==> flow/design.v <==
`timescale 1ns / 1ps
module FIFO(clk, rst, wr_en, rd_en, buf_in, buf_out, buf_empty, buf_full, fifo_counter);
input clk, rst, wr_en, rd_en;
input [7:0] buf_in;
output [7:0] buf_out;
output buf_empty, buf_full;
output [6:0] fifo_counter;
reg [7:0] buf_out;
reg buf_empty, buf_full;
reg [6:0] fifo_counter;
reg [5:0] rd_ptr, wr_ptr;
reg [7:0] buf_mem[63:0];
always@ (fifo_counter) begin
    buf_empty = (fifo_counter == 0);  
    buf_full = (fifo_counter == 64);  
end
always @(posedge clk or posedge rst) begin
    if( rst )  
        fifo_counter <= 0;
    else if((!buf_full && wr_en) && (!buf_empty && rd_en))  
        fifo_counter <= fifo_counter;
    else if (!buf_full && wr_en)  
        fifo_counter <= fifo_counter + 1;
    else if (!buf_empty && rd_en)  
        fifo_counter <= fifo_counter - 1;
    else  
        fifo_counter <= fifo_counter;
end
always @(posedge clk or posedge rst) begin
    if (rst)  
        buf_out <= 0;
    else begin
        if (rd_en && !buf_empty)
            buf_out <= buf_mem[rd_ptr];
        else  
            buf_out <= buf_out;
    end
end
always @(posedge clk) begin
    if (!buf_full && wr_en)
        buf_mem[wr_ptr] <= buf_in;
    else
        buf_mem[wr_ptr] <= buf_mem[wr_ptr];
end
always @(posedge clk or posedge rst) begin
    if(rst) begin
        wr_ptr <= 0;
        rd_ptr <= 0;
    end
    else begin
        if (!buf_full && wr_en)  
            wr_ptr <= wr_ptr + 1;
        else  
            wr_ptr <= wr_ptr;
        if (!buf_empty && rd_en)  
            rd_ptr <= rd_ptr + 1;
        else  
            rd_ptr <= rd_ptr;               
    end
end
endmodule
; ---- Reports on FIFO
; Tool output for the design above, in the order of the flow.
; Line numbers count from 1 in the design file above.
; Operators carry their Yosys type and port widths (W data, S select, Z words).
; Cell names lack the library's common part.
; A cell with -- has no value.
[inputs]
top_module = FIFO
clock_port = clk
library = sky130hd
lib_corner = tt_025C_1v80

; ---- After elaboration
; Source: Yosys, flattened and elaborated, memories not mapped. Widths are those after wreduce. Registers that Yosys merges into a memory's read port (data or address) are not register bits. Print and check cells do not count. Equal cells are merged and count once.
; Yosys's memory passes give these memory sizes; they may raise the number of words (mostly to a power of two), join words into wider ones and drop unused or constant bits.
[op_classes]
n_addsub = 4
multipliers = 0
div_mod_pow = 0
compare = 0
n_eq = 2
n_shift = 0
n_mux = 7
logic = 2
reduce_logical = 9
[op_table]
columns = cell, n
row1 = $mux W8, 3
row2 = $mux W7, 2
row3 = $add A6 B1 Y6 const B, 2
row4 = $add A7 B1 Y7 const B, 1
row5 = $sub A7 B1 Y7 const B, 1
row6 = $eq A7 B7 Y1 const B, 1
row7 = $logic_not A7 Y1, 1
row8 = $reduce_and A2 Y1, 2
row9 = $logic_and A1 B1 Y1, 3
row10 = $logic_not A1 Y1, 2
row11 = $reduce_bool A2 Y1, 1
row12 = $mux W1, 2
row13 = $ne A1 B1 Y1 const B, 1
row14 = $or A1 B1 Y1, 1
row15 = $not A1 Y1, 1
[word_totals]
reg_bits = 19
latch_bits = 0
mem_bits_rw = 512
mem_bits_ro = 0
clocked_rd_ports_x_width = 8
mem_count = 1
in_bits = 12
output_inout_bits = 17
wordCells = 28
[mem_list]
columns = name, words, word_bits, read_ports, write_ports, line_no
row1 = buf_mem, 64, 8, 1, 1, 12  ; reg [7:0] buf_mem[63:0];

; ---- Longest topological paths
; Depth = most cells in a row (Yosys ltp): at word level without a register or memory, in the mapped netlist without a sequential cell, where the memories' decode and read muxes count.
[depth]
depth_word = 6
abc_area = 0
ltp_mapped = 10
ltp_nobuf = 9

; ---- After synthesis
; Yosys stat after the flow's synthesis: flattened, memories mapped to cells. It holds for the ABC_AREA given above (unset counts as 0); a run with the other value may have another netlist.
; Totals and module areas in this step are rounded.
[synth_totals]
mapped_cells = 1111
mapped_area_um2 = 21000
seq_area_um2 = 16000
ffs = 539
[types]
columns = cell_type, n, type_area_um2
row1 = edfxtp_1, 512, 1.54E+04
row2 = mux4_2, 83, 1.87E+03
row3 = mux2i_1, 87, 870.835
row4 = dfrtp_1, 27, 675.648
row5 = mux2_2, 32, 360.346
row6 = nor2_1, 84, 315.302
row7 = o211ai_1, 22, 165.158
row8 = nand2_1, 37, 138.883
row9 = a211o_1, 13, 113.859
row10 = buf_2, 22, 110.106
row11 = xnor2_1, 12, 105.101
row12 = ha_1, 8, 100.096
row13 = o22ai_1, 15, 93.84
row14 = clkbuf_1, 19, 71.318
row15 = a221oi_1, 8, 70.067
row16 = o2111ai_1, 8, 70.067
row17 = o22a_1, 8, 70.067
row18 = a221o_1, 6, 60.058
; Other cell types: 37; their cells: 108.

; ---- Timing after synthesis
; Source: OpenSTA report_checks on the synthesized netlist (no wires, ideal clock, input and output delay 20% of the period each), path of least setup slack; recovery checks are left aside. Register names are those of the netlist, which keeps one name where synthesis merged equal registers.
[synth_timing]
kind = flip-flop to flip-flop
startpoint = register fifo_counter[5]
endpoint = register fifo_counter[5]
period_ns = 5.0
setup_ns = 0.123
t_first_pin_ns = 0.000
arrival_time_ns = 2.838
t_required_ns = 4.877
path_slack_ns = 2.039
delay_ns = 2.961
driving_pins = 11
path_buffers = 1
synth_period_reached_ns = 2.961
; "delay_ns" is the arrival time less input delay plus setup time.
; "driving_pins" counts driving pins, that of a launching flip-flop among them; a cell with two outputs on the path counts twice.
; "synth_period_reached_ns" is the clock period less the worst setup slack; recovery checks do not enter. This is arithmetic on one report: input and output delays are still those of the set period (20% each).
; The rows between start and end are the longest chain of elaborated cells between them; the timing report does not say that the signal goes this way. Where chains are equally long, one stands for them.
; A line is the first line of the expression or statement that the cell stems from. Yosys adds cells for indexed reads and writes and turns some case tables into memories.
; At most two assigning lines are given for a register; there are more.
[synth_via]
cell_sequence = dfrtp_1 or4_4 o41a_1 buf_6 inv_1 ha_1 a21o_1 a21oi_1 o21bai_1 a2111o_1 o221a_1
elab_chain_cells = 6
[synth_rtl]
columns = element, line_no
row1 = from (decl), 7  ; output [6:0] fifo_counter;
row2 = from (assign), 21  ; fifo_counter <= fifo_counter;
row3 = from (assign), 23  ; fifo_counter <= fifo_counter + 1;
row4 = $eq A7 B7 Y1, 15  ; buf_full = (fifo_counter == 64);
row5 = $logic_not A1 Y1, 20  ; else if((!buf_full && wr_en) && (!buf_empty && rd_en))
row6 = $logic_and A1 B1 Y1 (2 in a row), 20
row7 = $not A1 Y1, --
row8 = $reduce_and A2 Y1, --
row9 = to (assign), 21
row10 = to (assign), 23
row11 = to (decl), 7

; ---- Timing after layout
; Path of least setup slack in the final report of flow run A (OpenROAD, finished layout, wires in). Where an end is a register, its clock arrival counts in the times.
[layout_timing]
kind = flip-flop to output port
startpoint = register fifo_counter[0]
endpoint = output buf_full
period_ns = 5.0
out_delay_ns = 1.00
t_first_pin_ns = 0.60
arrival_time_ns = 2.71
t_required_ns = 4.00
path_slack_ns = 1.29
driving_pins = 4
path_buffers = 1
; The rows between start and end are the longest chain of elaborated cells between them; the timing report does not say that the signal goes this way. Where chains are equally long, one stands for them.
; At most two assigning lines are given for a register; there are more.
[layout_via]
cell_sequence = dfrtp_1 or4_4 nor4_1 clkdlybuf4s50_1
elab_chain_cells = 1
[layout_rtl]
columns = element, line_no
row1 = from (decl), 7  ; output [6:0] fifo_counter;
row2 = from (assign), 21  ; fifo_counter <= fifo_counter;
row3 = from (assign), 23  ; fifo_counter <= fifo_counter + 1;
row4 = $eq A7 B7 Y1, 15  ; buf_full = (fifo_counter == 64);
row5 = to (decl), 6  ; output buf_empty, buf_full;

; Measured results for FIFO: 4 stored runs of the Yosys and OpenROAD flow on sky130hd. The settings differ; the order carries no meaning. The constraints put input and output delay at 20% of the set period each and load the outputs with 0.01 pF.
; "period_less_ws_ns": clock period set for the run, less the worst setup slack. It is reckoned from that one timing run; input and output delays stay at 20% of the period that was set.
; "critical_path_time_ns" means the part of the period allowed to the worst setup path (the constraints hold back 20% at inputs and 20% at outputs) less its slack; where the path has registers, the arrival times of their clocks count too.
; "power.total_uw" rests on the timing tool's default activity at the inputs, not on a simulated workload.
; The measured numbers are rounded.

[flow run A: settings]
CORE_UTILIZATION = 40
period_ns = 5.0
CAP_MARGIN = 20
CORE_MARGIN = 2
SLEW_MARGIN = 20
[flow run A: results]
fin_tns_ns = 0.000
power.total_uw = 13000
fin_util_pct = 46
critical_path_time_ns = 2.71
path_kind = flip-flop to output port
final_cell_area_um2 = 24000
yosys_chip_area_um2 = 21000
setup_worst_slack_ns = 1.3
design_die_area_um2 = 55000
period_less_ws_ns = 3.710

[flow run B: settings]
ABC_AREA = 1
CELL_PAD_IN_SITES_GLOBAL_PLACEMENT = 0
CORE_ASPECT_RATIO = 0.98
CORE_UTILIZATION = 51
CTS_CLUSTER_DIAMETER = 148
GPL_TIMING_DRIVEN = 1
HOLD_SLACK_MARGIN = 0.3
MAX_ROUTING_LAYER = met4
PLACE_DENSITY_LB_ADDON = 0.17
SETUP_SLACK_MARGIN = 0.52
SLEW_MARGIN = 25
TNS_END_PERCENT = 60
period_ns = 5.41
CAP_MARGIN = 20
CORE_MARGIN = 2
[flow run B: results]
fin_tns_ns = 0.000
power.total_uw = 13000
fin_util_pct = 57
critical_path_time_ns = 2.49
path_kind = input port to flip-flop
final_cell_area_um2 = 25000
yosys_chip_area_um2 = 23000
setup_worst_slack_ns = 1.8
design_die_area_um2 = 47000
period_less_ws_ns = 3.570

[flow run C: settings]
CORE_UTILIZATION = 41
period_ns = 3.71
CAP_MARGIN = 20
CORE_MARGIN = 2
SLEW_MARGIN = 20
[flow run C: results]
fin_tns_ns = 0.000
power.total_uw = 18000
fin_util_pct = 48
critical_path_time_ns = 2.68
path_kind = flip-flop to output port
final_cell_area_um2 = 25000
yosys_chip_area_um2 = 21000
setup_worst_slack_ns = 0.28
design_die_area_um2 = 54000
period_less_ws_ns = 3.426

[flow run D: settings]
ABC_AREA = 1
CAP_MARGIN = 0
CELL_PAD_IN_SITES_DETAIL_PLACEMENT = 2
CELL_PAD_IN_SITES_GLOBAL_PLACEMENT = 0
CORE_ASPECT_RATIO = 1.69
CORE_MARGIN = 4
CORE_UTILIZATION = 51
CTS_CLUSTER_DIAMETER = 148
GPL_ROUTABILITY_DRIVEN = 0
GPL_TIMING_DRIVEN = 0
HOLD_SLACK_MARGIN = 0.3
MAX_ROUTING_LAYER = met4
PLACE_DENSITY_LB_ADDON = 0.25
SETUP_SLACK_MARGIN = 0.52
SLEW_MARGIN = 25
TNS_END_PERCENT = 45
period_ns = 2.72
[flow run D: results]
outcome = no results, clock tree synthesis failed with DPL-0033
